==> flow/design.v <==
module rst_synch(clk, rst_n, RST_n);
  input RST_n, clk;
  output rst_n;
  reg ff1, ff2;
  always_ff @(negedge clk, negedge RST_n)
    if (!RST_n) begin
      ff1 <= 1'b0;
      ff2 <= 1'b0;
    end else begin
      ff1 <= 1'b1;
      ff2 <= ff1;
    end
  assign rst_n = ff2;
endmodule
module PWM11(clk, rst_n, duty, PWM_sig);
  input clk, rst_n;
  input[10:0] duty;
  output reg PWM_sig;
  reg[10:0] cnt;
  always_ff @(posedge clk, negedge rst_n)
    if (!rst_n) begin
      cnt <= 1'b0;
      PWM_sig <= 1'b0;
    end else begin
      cnt <= cnt + 1;
      PWM_sig <= cnt < duty;
    end
endmodule
module mtr_drv(clk, rst_n, lft_duty, rght_duty, DIRL, DIRR, PWML, PWMR);
  input clk, rst_n;
  input[11:0] lft_duty, rght_duty;
  output PWML, PWMR, DIRL, DIRR;
  wire[10:0] abs_rght_duty, abs_lft_duty;
  assign DIRR = rght_duty[11];
  assign abs_rght_duty = DIRR ? (~rght_duty[10:0]) : rght_duty[10:0];
  assign DIRL = lft_duty[11];
  assign abs_lft_duty = DIRL ? (~lft_duty[10:0]) : lft_duty[10:0];
  PWM11 rght_PWM(.clk(clk), .rst_n(rst_n), .duty(abs_rght_duty), .PWM_sig(PWMR));
  PWM11 lft_PWM(.clk(clk), .rst_n(rst_n), .duty(abs_lft_duty), .PWM_sig(PWML));
endmodule
module err_compute_DP(clk,en_accum,clr_accum,sub,sel,IR_R0,IR_R1,IR_R2,IR_R3,
                    IR_L0,IR_L1,IR_L2,IR_L3,error);
  input clk;							 
  input en_accum,clr_accum;				 
  input sub;							 
  input [2:0] sel;						 
  input [11:0] IR_R0,IR_R1,IR_R2,IR_R3;  
  input [11:0] IR_L0,IR_L1,IR_L2,IR_L3;  
  output reg signed [15:0] error;	 
	wire [15:0] selected_IR; 
	assign selected_IR = (sel==3'b000) ? {4'h0, IR_R0} :
						(sel==3'b001) ? {4'h0, IR_L0} :
						(sel==3'b010) ? {3'h0, IR_R1, 1'b0} :
						(sel==3'b011) ? {3'h0, IR_L1, 1'b0} :
						(sel==3'b100) ? {2'h0, IR_R2, 2'h0} :
						(sel==3'b101) ? {2'h0, IR_L2, 2'h0} :
						(sel==3'b110) ? {1'b0, IR_R3, 3'h0} :
						{1'b0, IR_L3, 3'h0};
	wire [15:0] selected_IR_comp;
	assign selected_IR_comp = sub ? (~selected_IR + 1'b1) : selected_IR;
	wire [15:0] next_error;
	assign next_error = error + selected_IR_comp;
  always_ff @(posedge clk)
    if (clr_accum)
	  error <= 16'h0000;
	else if (en_accum)
	  error <= next_error;  
endmodule
module err_compute_SM(sel, err_vld, IR_vld, clr_accum, en_accum, clk, rst_n);
	typedef enum reg [1:0] {IDLE, ERR, ACCUM} state_t;
		state_t state, nxt_state;
	input IR_vld, clk, rst_n;
	output logic err_vld, clr_accum, en_accum;
	output logic [2:0] sel;
	logic inc_sel, clr_sel;  
	always_ff @(posedge clk, negedge rst_n)
		if(!rst_n)
			state <= IDLE;
		else
			state <= nxt_state;
	always_ff @(posedge clk, negedge rst_n)
		if(!rst_n)
			sel <= 3'h0;
		else if(clr_sel)
			sel <= 3'h0;
		else if(inc_sel)
			sel <= sel + 1;
	always_comb begin
		nxt_state = IDLE;
		err_vld = 0;
		clr_accum = 0;
		en_accum = 0;
		inc_sel = 0;
		clr_sel = 0;
		case(state)
			IDLE: if(IR_vld) begin  
					nxt_state = ERR;
					clr_accum = 1;  
				end
			ERR: begin
					nxt_state = ACCUM;
					en_accum = 1;  
				end
			ACCUM: if(sel == 3'h7) begin  
					nxt_state = IDLE;
					err_vld = 1;  
					clr_sel = 1;
				end else begin  
					nxt_state = ERR;
					inc_sel = 1;  
				end
			default: nxt_state = IDLE;  
		endcase
	end
endmodule
module err_compute(error, err_vld, IR_vld, clk, rst_n, IR_R0,IR_R1,IR_R2,IR_R3,
                    IR_L0,IR_L1,IR_L2,IR_L3);
	input [11:0] IR_R0,IR_R1,IR_R2,IR_R3;
	input [11:0] IR_L0,IR_L1,IR_L2,IR_L3;
	input IR_vld, clk, rst_n;
	output reg signed [15:0] error;
	output logic err_vld;
	logic en_accum, clr_accum;
	wire [2:0] sel;	
	err_compute_SM sm(.sel(sel), .err_vld(err_vld), .IR_vld(IR_vld), .clr_accum(clr_accum), .en_accum(en_accum), .clk(clk), .rst_n(rst_n));			
	err_compute_DP datapath(.clk(clk),.en_accum(en_accum),.clr_accum(clr_accum),.sub(sel[0]),.sel(sel),.IR_R0(IR_R0),.IR_R1(IR_R1),.IR_R2(IR_R2),.IR_R3(IR_R3),
                    .IR_L0(IR_L0),.IR_L1(IR_L1),.IR_L2(IR_L2),.IR_L3(IR_L3),.error(error));
endmodule
module SPI_mstr16(clk,rst_n,SS_n,SCLK,MOSI,MISO,wrt,cmd,done,rd_data);
  input clk,rst_n;
  input wrt;
  input [15:0] cmd;
  input MISO;
  output reg done;		 
  output reg SS_n;		 
  output SCLK, MOSI;
  output [15:0] rd_data;
  typedef enum reg[1:0] {IDLE, FRNT_PRCH, MAIN, BCK_PRCH} state_t;
  state_t state, nxt_state;
  reg [15:0] shft_reg;
  reg [4:0] sclk_div;
  reg MISO_smpl;
  reg [3:0] bit_cnt;
  logic set_done,initialize,rst_sclk_div,shft,smpl;
  wire SCLK_rise_nxt, SCLK_fall_nxt;
  always @(posedge clk)
    if (initialize)
	  shft_reg <= cmd;
	else if (shft)
	  shft_reg <= {shft_reg[14:0],MISO_smpl};
  assign rd_data = shft_reg;
  assign MOSI = shft_reg[15];
  always @(posedge clk)
    if (smpl)
	  MISO_smpl <= MISO;
  always @(posedge clk)
    if (rst_sclk_div)
	  sclk_div <= 5'b10111;
	else
	  sclk_div <= sclk_div + 1;
  assign SCLK = sclk_div[4];
  assign SCLK_fall_nxt = &sclk_div;
  assign SCLK_rise_nxt = ~sclk_div[4] & &sclk_div[3:0];
  always @(posedge clk)
    if (initialize)
	  bit_cnt <= 4'b0000;
	else if (shft)
	  bit_cnt <= bit_cnt + 1;
  always @(posedge clk,negedge rst_n)
    if (!rst_n)
	  done <= 1'b0;			 
	else if (set_done)
	  done <= 1'b1;
	else if (initialize)
	  done <= 1'b0;
  always @(posedge clk,negedge rst_n)
    if (!rst_n)
	  SS_n <= 1'b1;			 
	else if (set_done)
	  SS_n <= 1'b1;
	else if (initialize)
	  SS_n <= 1'b0;
  always @(posedge clk, negedge	rst_n)
    if (!rst_n)
	  state <= IDLE;
	else
	  state <= nxt_state;
  always_comb begin
    nxt_state = IDLE;
	initialize = 0;
	rst_sclk_div = 0;
	set_done = 0;
	shft = 0;
	smpl = 0;
	case (state)
	  IDLE : begin
	    if (wrt) begin
		  initialize = 1;
		  nxt_state = FRNT_PRCH;
		end	 
        rst_sclk_div = 1;			 
	  end
	  FRNT_PRCH : begin
	    if (SCLK_rise_nxt) begin
		  smpl = 1;
		  nxt_state = MAIN;
		end else
		  nxt_state = FRNT_PRCH;
	  end
	  MAIN : begin
	    smpl = SCLK_rise_nxt;
		shft = SCLK_fall_nxt;
		if (&bit_cnt & SCLK_rise_nxt)
		  nxt_state = BCK_PRCH;
		else
		  nxt_state = MAIN;
	  end
	  BCK_PRCH : begin
	    if (SCLK_fall_nxt) begin
		  rst_sclk_div = 1;			 
		  set_done = 1;
		  shft = 1;
		  nxt_state = IDLE;
		end else
		  nxt_state = BCK_PRCH;  
	  end
	endcase
  end
endmodule
module A2D_intf(res, cnv_cmplt, strt_cnv, chnnl, SS_n, SCLK, MOSI, MISO, clk, rst_n);
typedef enum reg [1:0] {IDLE, CMD1, WAIT, CMD2} state_t;
	state_t state, nxt_state;
input strt_cnv, clk, rst_n;
input [2:0] chnnl;
output logic cnv_cmplt;
output [11:0] res;
input MISO;
output SS_n, SCLK, MOSI;
logic wrt, cmplt;
wire done;
wire [15:0] rd_data;
assign res[11:0] = ~rd_data[11:0];  
SPI_mstr16 spi(.cmd({2'b00, chnnl, 11'h000}), .wrt(wrt), .done(done), .rd_data(rd_data),
				.SS_n(SS_n), .SCLK(SCLK), .MOSI(MOSI), .MISO(MISO), .clk(clk), .rst_n(rst_n));
always_ff @(posedge clk, negedge rst_n)
	if(!rst_n)
		state <= IDLE;
	else
		state <= nxt_state;
always_comb begin
	nxt_state = IDLE;
	wrt = 0;
	cmplt = 0;
	case(state)
		IDLE: if(strt_cnv) begin   
				nxt_state = CMD1;
				wrt = 1;           
			end
		CMD1: if(done)             
				nxt_state = WAIT;
			   else
				nxt_state = CMD1;
		WAIT: begin
				nxt_state = CMD2;  
				wrt = 1;           
			end
		CMD2: if(done) begin       
				nxt_state = IDLE;
				cmplt = 1;         
			end else begin
				nxt_state = CMD2;
			end
		default: nxt_state = IDLE;
	endcase
end
always_ff @(posedge clk, negedge rst_n)
	if(!rst_n) begin
		cnv_cmplt <= 0;
	end else if(strt_cnv) begin  
		cnv_cmplt <= 0;
	end else if(cmplt) begin  
		cnv_cmplt <= 1;
	end
endmodule
module IR_intf(clk, rst_n, IR_R0, IR_R1, IR_R2, IR_R3, IR_L0, IR_L1, IR_L2, IR_L3, IR_en, IR_vld, line_present, SS_n, SCLK, MOSI, MISO);
  localparam LINE_THRES = 12'h040;
  parameter FAST_SIM = 0;
  input MISO, clk, rst_n;
  output reg [11:0] IR_R0, IR_R1, IR_R2, IR_R3, IR_L0, IR_L1, IR_L2, IR_L3;
  output logic IR_en, IR_vld, line_present;
  output SS_n, SCLK, MOSI;
  reg [17:0] tmr;
  reg [11:0] IR_max;
  logic rst_tmr, strt_cnv, clr, EN_R0, EN_R1, EN_R2, EN_R3, EN_L0, EN_L1, EN_L2, EN_L3, inc_chnnl, clr_chnnl;
  logic [2:0] chnnl;
  wire nxt_round, settled, cnv_cmplt;
  wire [11:0] res;
  typedef enum reg [2:0] { IDLE, WAIT_TMR, IR_SETTLE, START_CNV, WAIT_CNV } state_t;
  state_t state, next_state;
  A2D_intf a2d(.clk(clk), .rst_n(rst_n), .chnnl(chnnl), .strt_cnv(strt_cnv), .SS_n(SS_n), .SCLK(SCLK), .MOSI(MOSI), .MISO(MISO), .cnv_cmplt(cnv_cmplt), .res(res));
  always_ff @(posedge clk)
    if (EN_R0)
      IR_R0 <= res;
  always_ff @(posedge clk)
    if (EN_R1)
      IR_R1 <= res;
  always_ff @(posedge clk)
    if (EN_R2)
      IR_R2 <= res;
  always_ff @(posedge clk)
    if (EN_R3)
      IR_R3 <= res;
  always_ff @(posedge clk)
    if (EN_L0)
      IR_L0 <= res;
  always_ff @(posedge clk)
    if (EN_L1)
      IR_L1 <= res;
  always_ff @(posedge clk)
    if (EN_L2)
      IR_L2 <= res;
  always_ff @(posedge clk)
    if (EN_L3)
      IR_L3 <= res;
  always_ff @(posedge clk, negedge rst_n)
	if(!rst_n)
	  chnnl <= 3'b000;
    else if (clr_chnnl)
      chnnl <= 3'b000;
    else if (inc_chnnl)
      chnnl <= chnnl + 1;
  always_ff @(posedge clk, negedge rst_n)
  	if(!rst_n)
	  tmr <= 18'h00000;
    else if (rst_tmr)
      tmr <= 18'h00000;
    else
      tmr <= tmr + 1;
  always_ff @(posedge clk, negedge rst_n)
    if (!rst_n)
      state <= IDLE;
    else
      state <= next_state;
  always_ff @(posedge clk, negedge rst_n)
    if (!rst_n)
      line_present <= 1'b0;
    else if (IR_vld) begin
      if (IR_max > LINE_THRES)
        line_present <= 1'b1;
      else
        line_present <= 1'b0;
    end
  always_ff @(posedge clk,negedge rst_n)
    if(!rst_n)
      IR_max <= 12'h000;
    else if (clr)
      IR_max <= 12'h000;
    else if (cnv_cmplt && res > IR_max)
      IR_max <= res;
  always_comb begin
	next_state = IDLE;
    clr = 0;
    IR_en = 0;
    IR_vld = 0;
    rst_tmr = 0;
    strt_cnv = 0;
    inc_chnnl = 0;
    clr_chnnl = 0;
    EN_R0 = 0;
    EN_R1 = 0;
    EN_R2 = 0;
    EN_R3 = 0;
    EN_L0 = 0;
    EN_L1 = 0;
    EN_L2 = 0;
    EN_L3 = 0;
    case(state)
      default : begin
        clr = 1;
        rst_tmr = 1;
        next_state = WAIT_TMR;
      end
      WAIT_TMR : if (nxt_round) begin
        rst_tmr = 1;
        next_state = IR_SETTLE;
        clr = 1;
      end else begin
        clr = 1;
        next_state = WAIT_TMR;
      end
      IR_SETTLE : if (settled) begin
        IR_en = 1;
        clr_chnnl = 1;
        next_state = START_CNV;
      end else begin
        IR_en = 1;
        next_state = IR_SETTLE;
      end
      START_CNV : begin
        IR_en = 1;
        strt_cnv = 1;
        next_state = WAIT_CNV;
      end
      WAIT_CNV : if (cnv_cmplt) begin
        case (chnnl)
          3'b001 : EN_R1 = 1;
          3'b010 : EN_R2 = 1;
          3'b011 : EN_R3 = 1;
          3'b100 : EN_L0 = 1;
          3'b101 : EN_L1 = 1;
          3'b110 : EN_L2 = 1;
          3'b111 : EN_L3 = 1;
          default : EN_R0 = 1;
        endcase
        inc_chnnl = 1;
        if (chnnl == 3'b111) begin
		      rst_tmr = 1;
          IR_vld = 1;
          next_state = IDLE;
        end else begin
          IR_en = 1;
          next_state = START_CNV;
        end
      end else begin
        IR_en = 1;
        next_state = WAIT_CNV;
      end
    endcase
  end
  generate 
    if (FAST_SIM) begin
      assign nxt_round = &tmr[13:0];
      assign settled = &tmr[10:0];
    end else begin
      assign nxt_round = &tmr;
      assign settled = &tmr[11:0];
    end 
  endgenerate
endmodule
module PID(lft_speed, rght_speed, moving, error, err_vld, go, line_present, clk, rst_n);
	parameter FAST_SIM = 0;       
	localparam P_coeff = 7'h06;   
	localparam I_coeff = 7'h01;   
	localparam D_coeff = 7'h38;   
	output [11:0] lft_speed;      
	output [11:0] rght_speed;     
	output wire moving;           
	input [15:0] error;
	input err_vld, go, line_present;
	input clk, rst_n;
	reg [10:0] FRWRD;             
	reg signed [14:0] P_term;
	reg signed [9:0] I_term;
	reg signed [14:0] D_term;
	reg signed [14:0] P_term_flopped;
	reg signed [9:0] I_term_flopped;
	reg signed [14:0] D_term_flopped;
	wire signed [14:0] PID;
	wire [11:0] FRWRD_sum;
	wire [11:0] FRWRD_diff;
	wire incr_en;
	assign PID = go ? (P_term_flopped + {{5{I_term_flopped[9]}},I_term_flopped} + D_term_flopped) : 15'h0000;
	assign moving = (FRWRD > 11'h080) ? 1'b1 : 1'b0;  
	assign lft_speed = moving ? FRWRD_sum : {1'b0, FRWRD};  
	assign rght_speed = moving ? FRWRD_diff : {1'b0, FRWRD};  
	assign FRWRD_sum = {1'b0, FRWRD} + PID[14:3];  
	assign FRWRD_diff = {1'b0, FRWRD} - PID[14:3];
	assign incr_en = err_vld && ~&FRWRD[9:8];  
	always_ff @(posedge clk) begin
		P_term_flopped <= P_term;
		I_term_flopped <= I_term;  
		D_term_flopped <= D_term;
	end
	generate
		if(FAST_SIM) begin
			always_ff @(posedge clk, negedge rst_n)
				if(!rst_n)
					FRWRD <= 11'h000;
				else if(!go)
					FRWRD <= 11'h000;
				else if(incr_en)
					FRWRD <= FRWRD + 6'h20;
		end else begin
			always_ff @(posedge clk, negedge rst_n)
				if(!rst_n)
					FRWRD <= 11'h000;
				else if(!go)
					FRWRD <= 11'h000;
				else if(incr_en)
					FRWRD <= FRWRD + 6'h04;
		end
	endgenerate
	wire signed [10:0] err_sat;
	assign err_sat = (!error[15] && |error[14:10]) ? 11'h3ff :
						(error[15] && ~&error[14:10]) ? 11'h400 :
						error[10:0];
	assign P_term = $signed(P_coeff)*err_sat;  
	logic [10:0] err_sat_flopped, prev_err;
	wire [10:0] D_diff;
	wire signed [7:0] D_diff_sat;
	always_ff @(posedge clk, negedge rst_n)
		if(!rst_n) begin
			err_sat_flopped <= 11'h000;
			prev_err <= 11'h000;
		end else if(err_vld) begin
			err_sat_flopped <= err_sat;
			prev_err <= err_sat_flopped;
		end
	assign D_diff = err_sat - prev_err;
	assign D_diff_sat = (!D_diff[10] && |D_diff[9:7]) ? 8'h7f :
						(D_diff[10] && ~&D_diff[9:7]) ? 8'h80 :
						D_diff[7:0];
	assign D_term = $signed(D_coeff)*D_diff_sat;
	logic signed [15:0] integrator;
    logic [15:0] ext_err_sat;  
    logic [15:0] temp_sum;  
    logic [15:0] res_sum;  
    logic overflow_sel;  
    logic res_sel;  
    assign ext_err_sat = { {5{err_sat[10]}}, err_sat[10:0] };
    assign temp_sum = integrator + ext_err_sat;  
    assign res_sum = (~overflow_sel && err_vld) ? temp_sum : integrator;  
	assign I_term = $signed(I_coeff)*integrator[15:6];
    always_ff @(posedge clk, negedge rst_n)
        if (!rst_n)
            integrator <= 0;
        else if (res_sel)
            integrator <= 0;
        else
            integrator <= res_sum;
    always_comb begin
        overflow_sel = 0;
        if (ext_err_sat[15] == integrator[15] && ext_err_sat[15] != temp_sum[15]) begin
            overflow_sel = 1;
        end
    end
    logic prev_line;  
    always_ff @(posedge clk, negedge rst_n)
        if (!rst_n) 
            prev_line <= 0;
        else
            prev_line <= line_present;
    logic pos_edge;  
    assign pos_edge = (prev_line == 0) && (line_present == 1);
    assign res_sel = pos_edge | (~go) | (~moving);
endmodule
module UART_rcv(rdy, rx_data, clr_rdy, RX, clk, rst_n);
typedef enum reg [1:0] {IDLE, START, RXS} state_t;
	state_t state, nxt_state;
input clk, rst_n;
input clr_rdy;
output [7:0] rx_data;
input RX;
output reg rdy;
reg [12:0] baud_cnt;
reg [3:0] bit_cnt;
reg [8:0] rx_shft_reg;
reg RX_metastable, RX_stable, RX_previous;
reg start, shift, receiving, set_rdy;  
always_ff @(posedge clk)
	if(start)
		bit_cnt <= 4'h0;
	else if(shift)
		bit_cnt <= bit_cnt+1;
always_ff @(posedge clk)
	if(start)
		baud_cnt <= 13'h0000;
	else if(shift)
		baud_cnt <= 13'h0000;
	else if(receiving)
		baud_cnt <= baud_cnt+1;
assign shift = (baud_cnt == 13'h1458);  
always_ff @(posedge clk)
	RX_metastable <= RX;
always_ff @(posedge clk) begin
	RX_stable <= RX_metastable;
	RX_previous <= RX_stable;  
end
always_ff @(posedge clk)
	if(shift)
		rx_shft_reg <= {RX_stable, rx_shft_reg} >> 1;  
assign rx_data = rx_shft_reg;
always_ff @(posedge clk, negedge rst_n)
	if(!rst_n)
		rdy <= 1'b0;
	else if(clr_rdy || start)
		rdy <= 1'b0;
	else if(set_rdy)
		rdy <= 1'b1;
always_ff @(posedge clk, negedge rst_n)
	if(!rst_n)
		state <= IDLE;
	else
		state <= nxt_state;
always_comb begin
	nxt_state = IDLE;
	start = 0;
	receiving = 0;
	set_rdy = 0;
	case(state)
		IDLE: if(!RX_stable && RX_previous) begin  
				nxt_state = START;
				start = 1;
			end
		START: begin
			nxt_state = RXS;
			receiving = 1;
			end
		RXS: if(bit_cnt == 4'h9) begin  
				nxt_state = IDLE;
				set_rdy = 1;
			end else begin
				nxt_state = RXS;
				receiving = 1;
			end
		default: nxt_state = IDLE;  
	endcase
end
endmodule
module UART_wrapper(cmd_rdy, clr_cmd_rdy, cmd, RX, clk, rst_n);
typedef enum reg [1:0] {BYTE1, BYTE2} state_t;
	state_t state, nxt_state;
input clr_cmd_rdy, RX, clk, rst_n;
output logic [15:0] cmd;
output logic cmd_rdy;
wire rx_rdy;
wire [7:0] rx_data;
logic clr_rx_rdy, set_cmd_rdy, shft_byte;
UART_rcv UART_rx(.clk(clk),.rst_n(rst_n),.RX(RX),.rdy(rx_rdy),.rx_data(rx_data),.clr_rdy(clr_rx_rdy));
always_ff @(posedge clk)
	if(shft_byte)
		cmd <= {cmd[7:0],rx_data[7:0]};  
always_ff @(posedge clk, negedge rst_n)
	if(!rst_n)
		state <= BYTE1;
	else
		state <= nxt_state;
always_comb begin
	nxt_state = BYTE1;
	clr_rx_rdy = 0;
	shft_byte = 0;
	set_cmd_rdy = 0;
	case(state)
		BYTE1: if(rx_rdy) begin  
			shft_byte = 1;  
			clr_rx_rdy = 1;  
			nxt_state = BYTE2;
		end
		BYTE2: if(rx_rdy) begin  
			shft_byte = 1;  
			clr_rx_rdy = 1;  
			set_cmd_rdy = 1;  
			nxt_state = BYTE1;
		end else
			nxt_state = BYTE2;
		default: nxt_state = BYTE1;
	endcase
end
always_ff @(posedge clk, negedge rst_n)
	if(!rst_n)
		cmd_rdy <= 0;
	else if(clr_cmd_rdy)
		cmd_rdy <= 0;
	else if(set_cmd_rdy)
		cmd_rdy <= 1;
endmodule
module cmd_proc(clk,rst_n,BMPL_n,BMPR_n,go,err_opn_lp,line_present,buzz,RX);
input clk,rst_n,BMPL_n,BMPR_n,RX,line_present;
output logic go;
output logic buzz;
output reg [15:0] err_opn_lp;
logic last_veer_right, nxt_cmd, cmd_rdy, cap_cmd, rst_tmr;
logic [15:0] cmd;
logic [1:0] cmd_reg;
logic [15:0] cmd_shft_reg;
logic [25:0] tmr;
logic REV_tmr1, REV_tmr2, BMP_DBNC_tmr;
logic shft;
logic en_buzz;
logic [14:0] buzz_cntr;
parameter FAST_SIM = 0;
UART_wrapper UART(.cmd(cmd), .cmd_rdy(cmd_rdy), .clr_cmd_rdy(cap_cmd), .RX(RX), .clk(clk), .rst_n(rst_n));
always_ff @(posedge clk, negedge rst_n)begin 
	if(!rst_n)
		cmd_shft_reg[15:0] <= 16'h0000;
	else if(cap_cmd) begin 
		cmd_shft_reg[15:0] <= cmd[15:0];
	end else if(shft) begin 
		cmd_shft_reg[15:0] <= {2'b0 , cmd_shft_reg[15:2]}; 
	end 
end 
assign cmd_reg[1:0] = cmd_shft_reg[1:0];
always_ff@(posedge clk, negedge rst_n) begin 
	if(!rst_n)
		buzz_cntr <= 15'b000000000000000;
	else if(en_buzz)
		buzz_cntr <= buzz_cntr + 1;
end 
assign buzz = buzz_cntr[14];
always_ff @(posedge clk, negedge rst_n) begin 
	if(!rst_n)
		last_veer_right <= 0;
	else if(nxt_cmd)
		last_veer_right <= cmd_reg[0];
end 
always_ff @(posedge clk, negedge rst_n) begin
	if(!rst_n)
		tmr <= 0;
	else if(rst_tmr)
		tmr <= 0;
	else
		tmr <= tmr + 1;
end 
typedef enum reg [3:0] { IDLE, READY, CLR_GO, ASSERT_ERR_OPN_LP_1,ASSERT_ERR_OPN_LP_2, RST_ERR_OPN_LP, ASSERT_LFT_RGHT_ERR,BUZZ_100MS, BUZZ, REGULAR_VEER} state_t;
state_t state, next_state;
  always_ff @(posedge clk, negedge rst_n)
    if (!rst_n)
      state <= IDLE;
    else
      state <= next_state;
assign shft = nxt_cmd;
always_comb begin 
	next_state = IDLE;
	nxt_cmd = 0;
	cap_cmd = 0;
	err_opn_lp = 0;
	go = 0;
	rst_tmr = 0;
	en_buzz = 0;
	case (state) 
	IDLE : begin 
		if(cmd_rdy && line_present) begin 
			next_state = READY;
			cap_cmd = 1;
			go = 1;
		end else
			next_state = IDLE;
	end 
	READY : begin
		cap_cmd = 0;
		if(line_present) begin 
			if(!BMPL_n || !BMPR_n) begin 
				go = 0;
				rst_tmr = 1;
				en_buzz = 1;
				next_state = BUZZ_100MS;
				if(BMPL_n && BMPR_n)
					next_state = READY;
				else
					next_state = BUZZ;
			end else begin
				go = 1;
				next_state = READY;
			end
		end else if(cmd_shft_reg[1:0] == 2'b11) begin 
			go = 0;
			rst_tmr = 1;
			next_state = ASSERT_ERR_OPN_LP_1;
		end else if(|cmd_shft_reg[1:0]) begin
			go = 1;
			rst_tmr = 1;
			next_state = REGULAR_VEER;
		end else begin 
			go = 0;
			rst_tmr = 1;
			next_state = IDLE;
		end 
	end
	REGULAR_VEER : begin
		go = 1;
		if(cmd_shft_reg[0]) begin
			err_opn_lp = 16'h340;
			next_state = REGULAR_VEER;
		end else begin
			err_opn_lp = -16'h340;
			next_state = REGULAR_VEER;
		end 
		if(line_present) begin 
			nxt_cmd = 1;
			next_state = READY;
		end else
			next_state = REGULAR_VEER;
	end
	ASSERT_ERR_OPN_LP_1 : begin 
		go = 1;
		if(!last_veer_right) begin 
			if(!REV_tmr1) begin 
				err_opn_lp = -16'h1E0;
				next_state = ASSERT_ERR_OPN_LP_1;
			end else begin 
				go = 0;
				rst_tmr = 1;
				next_state = ASSERT_ERR_OPN_LP_2;
			end 
		end else begin 
			if(!REV_tmr1) begin 
				err_opn_lp = 16'h1E0;
				next_state = ASSERT_ERR_OPN_LP_1;
			end else begin 
				go = 0;
				rst_tmr = 1;
				next_state = ASSERT_ERR_OPN_LP_2;
			end 
		end
	end 
	ASSERT_ERR_OPN_LP_2 : begin 
		go = 1;
		if(!last_veer_right) begin 
			if(!REV_tmr2) begin 
				err_opn_lp = 16'h380;
				next_state = ASSERT_ERR_OPN_LP_2;
			end else begin 
				rst_tmr = 1;
				next_state = RST_ERR_OPN_LP;
			end 
		end else begin 
			if(!REV_tmr2) begin 
				err_opn_lp = -16'h380;
				next_state = ASSERT_ERR_OPN_LP_2;
			end else begin 
				rst_tmr = 1;
				next_state = RST_ERR_OPN_LP;
			end 
		end
	end 
	RST_ERR_OPN_LP : begin
		go = 1; 
		err_opn_lp = 0;
		if(line_present) begin
			nxt_cmd = 1;
			next_state = READY;
		end	else
			next_state = RST_ERR_OPN_LP;
	end 
	BUZZ_100MS : begin
		en_buzz = 1;
		if(BMP_DBNC_tmr) begin 
			if(BMPL_n && BMPR_n) begin 
				en_buzz = 0;
				next_state = READY;
			end else begin 
				next_state = BUZZ;
			end
		end else
			next_state = BUZZ_100MS;
	end 
	BUZZ : begin
		en_buzz = 1;
		if(BMPL_n && BMPR_n) begin 
			en_buzz = 0;
			next_state = READY;
		end else begin 
			next_state = BUZZ;
		end
	end 
	endcase
end 
 generate 
    if (FAST_SIM) begin
      assign REV_tmr1 = tmr[20:16] == 5'h0A ? 1'b1 : 1'b0;
      assign REV_tmr2 = tmr[20:16] == 5'h10 ? 1'b1 : 1'b0;
	  assign BMP_DBNC_tmr = &tmr[16:0];
    end else begin
      assign REV_tmr1 = tmr[20:16] == 5'h16 ? 1'b1 : 1'b0;
      assign REV_tmr2 = tmr[25:21] == 5'h1F ? 1'b1 : 1'b0;
	  assign BMP_DBNC_tmr = &tmr[21:0];
    end 
  endgenerate
endmodule 
module MazeRunner(clk,RST_n,SS_n,MOSI,MISO,SCLK,PWMR,PWML,
                  DIRR,DIRL,IR_EN,BMPL_n,BMPR_n,buzz,
				  buzz_n,RX,LED);
  input clk;		 
  input RST_n;		 
  output SS_n;		 
  output MOSI;		 
  output SCLK;		 
  input MISO;		 
  output PWMR;		 
  output PWML;		 
  output DIRR;		 
  output DIRL;		 
  output IR_EN;		 
  input BMPL_n;		 
  input BMPR_n;		 
  output buzz;		 
  output buzz_n;
  input RX;			 
  output [7:0] LED;	 
  wire rst_n;		 
  wire send_resp;	 
  wire cmd_rdy;		 
  wire [15:0] cmd;	 
  wire clr_cmd_rdy;	 
  wire [11:0] IR_R0,IR_R1,IR_R2,IR_R3;
  wire [11:0] IR_L0,IR_L1,IR_L2,IR_L3;
  wire moving;
  wire IR_vld;					 
  wire line_present;		 
  wire err_vld;				 
  wire go;
  wire [15:0] err_raw;		 
  wire [15:0] err_opn_lp;	 
  wire [15:0] error;		 
  wire signed [11:0] lft_spd,rght_spd;
  wire bmp_raw;				 
  localparam FAST_SIM = 1;		 
  rst_synch iRST(.clk(clk),.RST_n(RST_n),.rst_n(rst_n));
  mtr_drv iDRV(.clk(clk), .rst_n(rst_n), .lft_duty(lft_spd), .rght_duty(rght_spd), .DIRL(DIRL), .DIRR(DIRR), .PWML(PWML), .PWMR(PWMR));
  IR_intf #(.FAST_SIM(FAST_SIM)) iINTF(.clk(clk), .rst_n(rst_n), .IR_R0(IR_R0), .IR_R1(IR_R1), .IR_R2(IR_R2), .IR_R3(IR_R3), .IR_L0(IR_L0), .IR_L1(IR_L1), .IR_L2(IR_L2), .IR_L3(IR_L3), .IR_en(IR_EN), .IR_vld(IR_vld), .line_present(line_present), .SS_n(SS_n), .SCLK(SCLK), .MOSI(MOSI), .MISO(MISO));
  err_compute iERR(.error(err_raw), .err_vld(err_vld), .IR_R0(IR_R0), .IR_L0(IR_L0), .IR_R1(IR_R1), .IR_L1(IR_L1), .IR_R2(IR_R2), .IR_L2(IR_L2), .IR_R3(IR_R3), .IR_L3(IR_L3), .IR_vld(IR_vld), .clk(clk), .rst_n(rst_n));
  cmd_proc #(FAST_SIM) iCMDPROC(.clk(clk), .rst_n(rst_n), .BMPL_n(BMPL_n), .BMPR_n(BMPR_n), .go(go), .err_opn_lp(err_opn_lp), .line_present(line_present), .buzz(buzz), .RX(RX));
  assign buzz_n = ~buzz;
  assign error = (line_present) ? err_raw : err_opn_lp;	 
  PID #(.FAST_SIM(FAST_SIM)) iPID(.clk(clk), .rst_n(rst_n), .lft_speed(lft_spd), .rght_speed(rght_spd), .moving(moving), .error(error), .err_vld(err_vld), .go(go), .line_present(line_present));
  assign LED = 0;  
endmodule
# --- Tool chain data of MazeRunner ---
# The steps from the RTL of MazeRunner to its reports follow in flow order.
# Line numbers count from 1 in the design file above.
# Cell names lack the library's common part.
inputs:
  top: "MazeRunner"
  clock: "clk"
  lib: "sky130hd"
  corner: "tt_025C_1v80"

# --- Word-level counts ---
# Yosys after proc, flatten, opt, wreduce and memory -nomap, before mapping. Memory bits, and registers merged into a memory's read port (data or address), are not among the register bits. Print and check cells are not counted.
bits:
  ff_bits: 411
  latchBits: 0
  ramBits: 0
  romBits: 0
  clocked_rd_ports_x_width: 0
  mem_count: 0
  output_inout_bits: 18
  elab_cells: 378
classes:
  n_addsub: 20
  multipliers: 2
  div: 0
  cmp: 5
  n_eq: 44
  shifts: 0
  n_mux: 172
  bitwise: 14
  reduce_logical: 65
op_table:
  columns: ["cell", "count"]
  rows:
  - ["16-bit 2-to-1 mux", 12]
  - ["15-bit 2-to-1 mux", 8]
  - ["1-bit 2-to-1 mux", 93]
  - ["11-bit 2-to-1 mux", 6]
  - ["4-bit by 8-bit multiplier with 12-bit output with constant A", 1]
  - ["16-bit parallel mux with 3-bit select", 1]
  - ["12-bit 2-to-1 mux", 4]
  - ["3-bit by 11-bit multiplier with 14-bit output with constant A", 1]
  - ["16-bit adder", 2]
  - ["4-bit parallel mux with 8-bit select", 1]
  - ["15-bit adder", 2]
  - ["4-bit 2-to-1 mux", 7]
  - ["3-bit == test with constant B", 9]
  - ["26-bit by 1-bit adder with 26-bit output with constant B", 1]
  - ["26-bit 2-to-1 mux", 1]
  - ["11-bit by 1-bit adder with 11-bit output with constant B", 2]
  - ["11-bit less-than comparator", 2]
  - ["11-bit inverter", 2]
  - ["1-bit parallel mux with 3-bit select", 7]
  - ["3-bit 2-to-1 mux", 7]
  - ["2-bit nonzero test", 10]
  - ["18-bit by 1-bit adder with 18-bit output with constant B", 1]
  - ["2-bit OR reduction", 9]
  - ["3-bit by 2-bit == test with 1-bit output with constant B", 6]
  - ["3-bit OR reduction", 6]
  - ["18-bit 2-to-1 mux", 1]
  - ["17-bit AND reduction", 1]
  - ["15-bit inverter with 16-bit output", 1]
# Not listed: further kinds 55, cells in them 118.

# --- Depth ---
# Depth = most cells in a row (Yosys ltp): at word level without a register or memory, in the mapped netlist without a sequential cell, where the memories' decode and read muxes count.
logic_depth:
  ltp_word: 19
  ABC_AREA: 0
  mapped_depth: 29

# --- Mapped cells and area ---
# Source: synth_stat.txt of the flow (Yosys; design flattened, memories mapped). It holds for the ABC_AREA given above (unset counts as 0); a run with the other value may have another netlist.
# The area totals of this step are shown rounded.
synth_totals:
  cells: 2176
  yosys_area_um2: 22010
  seqArea_um2: 10400
  ffs: 409
by_type:
  columns: ["type", "count"]
  rows:
  - ["dfrtp_1", 181]
  - ["edfxtp_1", 125]
  - ["ha_1", 163]
  - ["dfxtp_1", 93]
  - ["xnor2_1", 113]
  - ["nand2_1", 213]
  - ["nor2_1", 192]
  - ["a21oi_1", 137]
  - ["xor2_1", 65]
  - ["inv_1", 139]
  - ["o21ai_0", 100]
  - ["fa_1", 22]
  - ["mux2i_1", 39]
  - ["nand3_1", 61]
  - ["a21o_1", 34]
  - ["and3_1", 35]
  - ["dfstp_2", 8]
  - ["nand4_1", 32]
# Not listed: further types 66, cells in them 424.
# The figures by module come from a second, unflattened synthesis with its own total; it is not the netlist above.
unflattened:
  hier_cells: 2162
  area_unflattened_um2: 23120
# Each row is one instance without its submodules.
by_module:
  columns: ["mod", "n_inst", "cells", "area_um2", "seq_area_um2"]
  rows:
  - ["PID (FAST_SIM=1)", 1, 718, 6595, 1827]
  - ["IR_intf (FAST_SIM=1)", 1, 338, 5082, 3760]
  - ["cmd_proc (FAST_SIM=1)", 1, 322, 3038, 1528]
  - ["err_compute_DP", 1, 282, 2445, 320.3]
  - ["UART_rcv", 1, 132, 1430, 772.0]
  - ["PWM11", 2, 70, 711.9, 300.3]
  - ["SPI_mstr16", 1, 99, 1414, 843.3]
  - ["UART_wrapper", 1, 24, 595.6, 556.8]
  - ["MazeRunner", 1, 28, 316.6, 0.0]
  - ["err_compute_SM", 1, 19, 257.7, 151.4]
  - ["A2D_intf", 1, 31, 235.2, 126.4]
  - ["mtr_drv", 1, 26, 230.2, 0.0]
  - ["rst_synch", 1, 3, 53.8, 50.0]
  - ["err_compute", 1, 0, 0.0, 0.0]

==> results <==
Module MazeRunner, platform sky130hd: 3 stored runs of the flow (Yosys, OpenROAD) with differing settings, in no particular order. Input and output delays are each 20% of the period that was set; the output load is 0.01 pF.
"period_less_ws_ns" is the run's clock period less its worst setup slack. It is reckoned from that one timing run; input and output delays stay at 20% of the period that was set.
"worst_setup_path_time_ns" = time allowed to the worst setup path (clock period - input delay - output delay, where it has them) - its slack; a late launch clock adds to it, a late capture clock takes from it.
By "total_power_uw" is meant OpenSTA's value without simulated activity: inputs other than the clock are taken to toggle once in ten clock periods, and the tool carries that through the logic.
The results are shown rounded.

--- flow run 1 ---
==> flow/run.sh <==
#!/bin/bash
# the make line also repeats the synthesis and layout settings of config.mk as NAME=value (left out here)
make -C /OpenROAD-flow-scripts/flow DESIGN_CONFIG=/design/flow/config.mk WORK_HOME=/design/flow/orfs CLKGATE_MAP_FILE= finish
==> flow/config.mk <==
export PLATFORM = sky130hd
export DESIGN_NAME = MazeRunner
export DESIGN_NICKNAME = MazeRunner
export VERILOG_FILES = /design/flow/design.v
export SDC_FILE = /design/flow/constraint.sdc
export NUM_CORES = 4
export LEC_CHECK = 0
export CAP_MARGIN = 20
export CORE_MARGIN = 2
export CORE_UTILIZATION = 40
export CTS_CLUSTER_DIAMETER = 77
export GPL_ROUTABILITY_DRIVEN = 0
export GPL_TIMING_DRIVEN = 1
export HOLD_SLACK_MARGIN = 0.19
export SETUP_SLACK_MARGIN = -0.12
export SLEW_MARGIN = 5
==> flow/constraint.sdc <==
create_clock -name core_clock -period 13.5 [get_ports {clk}]
set_input_delay 2.7000 -clock core_clock [delete_from_list [all_inputs] [get_ports {clk}]]
set_output_delay 2.7000 -clock core_clock [all_outputs]
set_load 0.01 [all_outputs]

==> results, as YAML <==
results:
  synthArea_um2: 22010
  design_die_area_um2: 56920
  layout_stdcell_area_um2: 24460
  final_util_frac: 0.452
  fin_ws_ns: 4.311
  fin_tns_ns: 0.000
  holdWs_ns: 0.305
  total_power_uw: 2602
  period_less_ws_ns: 9.189
  worst_setup_path_time_ns: 3.79
  worstPathKind: "input-to-output"

--- flow run 2 ---
==> flow/run.sh <==
#!/bin/bash
# the make line also repeats the synthesis and layout settings of config.mk as NAME=value (left out here)
make -C /OpenROAD-flow-scripts/flow DESIGN_CONFIG=/design/flow/config.mk WORK_HOME=/design/flow/orfs CLKGATE_MAP_FILE= finish
==> flow/config.mk <==
export PLATFORM = sky130hd
export DESIGN_NAME = MazeRunner
export DESIGN_NICKNAME = MazeRunner
export VERILOG_FILES = /design/flow/design.v
export SDC_FILE = /design/flow/constraint.sdc
export NUM_CORES = 4
export LEC_CHECK = 0
export CAP_MARGIN = 20
export CORE_MARGIN = 2
export CORE_UTILIZATION = 40
export GPL_ROUTABILITY_DRIVEN = 0
export GPL_TIMING_DRIVEN = 0
export SETUP_SLACK_MARGIN = -0.12
export SLEW_MARGIN = 5
==> flow/constraint.sdc <==
create_clock -name core_clock -period 13.5 [get_ports {clk}]
set_input_delay 2.7000 -clock core_clock [delete_from_list [all_inputs] [get_ports {clk}]]
set_output_delay 2.7000 -clock core_clock [all_outputs]
set_load 0.01 [all_outputs]

==> results, as YAML <==
results:
  synthArea_um2: 22010
  design_die_area_um2: 56920
  layout_stdcell_area_um2: 24910
  final_util_frac: 0.46
  fin_ws_ns: 3.774
  fin_tns_ns: 0.000
  holdWs_ns: 0.301
  total_power_uw: 2623
  period_less_ws_ns: 9.726
  worst_setup_path_time_ns: 4.33
  worstPathKind: "input-to-output"

--- flow run 3 ---
==> flow/run.sh <==
#!/bin/bash
# the make line also repeats the synthesis and layout settings of config.mk as NAME=value (left out here)
make -C /OpenROAD-flow-scripts/flow DESIGN_CONFIG=/design/flow/config.mk WORK_HOME=/design/flow/orfs CLKGATE_MAP_FILE= finish
==> flow/config.mk <==
export PLATFORM = sky130hd
export DESIGN_NAME = MazeRunner
export DESIGN_NICKNAME = MazeRunner
export VERILOG_FILES = /design/flow/design.v
export SDC_FILE = /design/flow/constraint.sdc
export NUM_CORES = 4
export LEC_CHECK = 0
export ABC_AREA = 1
export CAP_MARGIN = 20
export CELL_PAD_IN_SITES_GLOBAL_PLACEMENT = 1
export CORE_MARGIN = 2
export CORE_UTILIZATION = 16
export CTS_CLUSTER_DIAMETER = 77
export CTS_CLUSTER_SIZE = 40
export GPL_ROUTABILITY_DRIVEN = 0
export GPL_TIMING_DRIVEN = 0
export HOLD_SLACK_MARGIN = 0.19
export MAX_ROUTING_LAYER = met4
export MIN_ROUTING_LAYER = met1
export PLACE_DENSITY = 0.57
export SETUP_SLACK_MARGIN = -0.12
export SLEW_MARGIN = 5
export TNS_END_PERCENT = 55
==> flow/constraint.sdc <==
create_clock -name core_clock -period 13.5 [get_ports {clk}]
set_input_delay 2.7000 -clock core_clock [delete_from_list [all_inputs] [get_ports {clk}]]
set_output_delay 2.7000 -clock core_clock [all_outputs]
set_load 0.01 [all_outputs]

==> results, as YAML <==
results:
  synthArea_um2: 22350
  design_die_area_um2: 142700
  layout_stdcell_area_um2: 26190
  final_util_frac: 0.188
  fin_ws_ns: 3.603
  fin_tns_ns: 0.000
  holdWs_ns: 0.303
  total_power_uw: 2205
  period_less_ws_ns: 9.897
  worst_setup_path_time_ns: 4.50
  worstPathKind: "input-to-output"
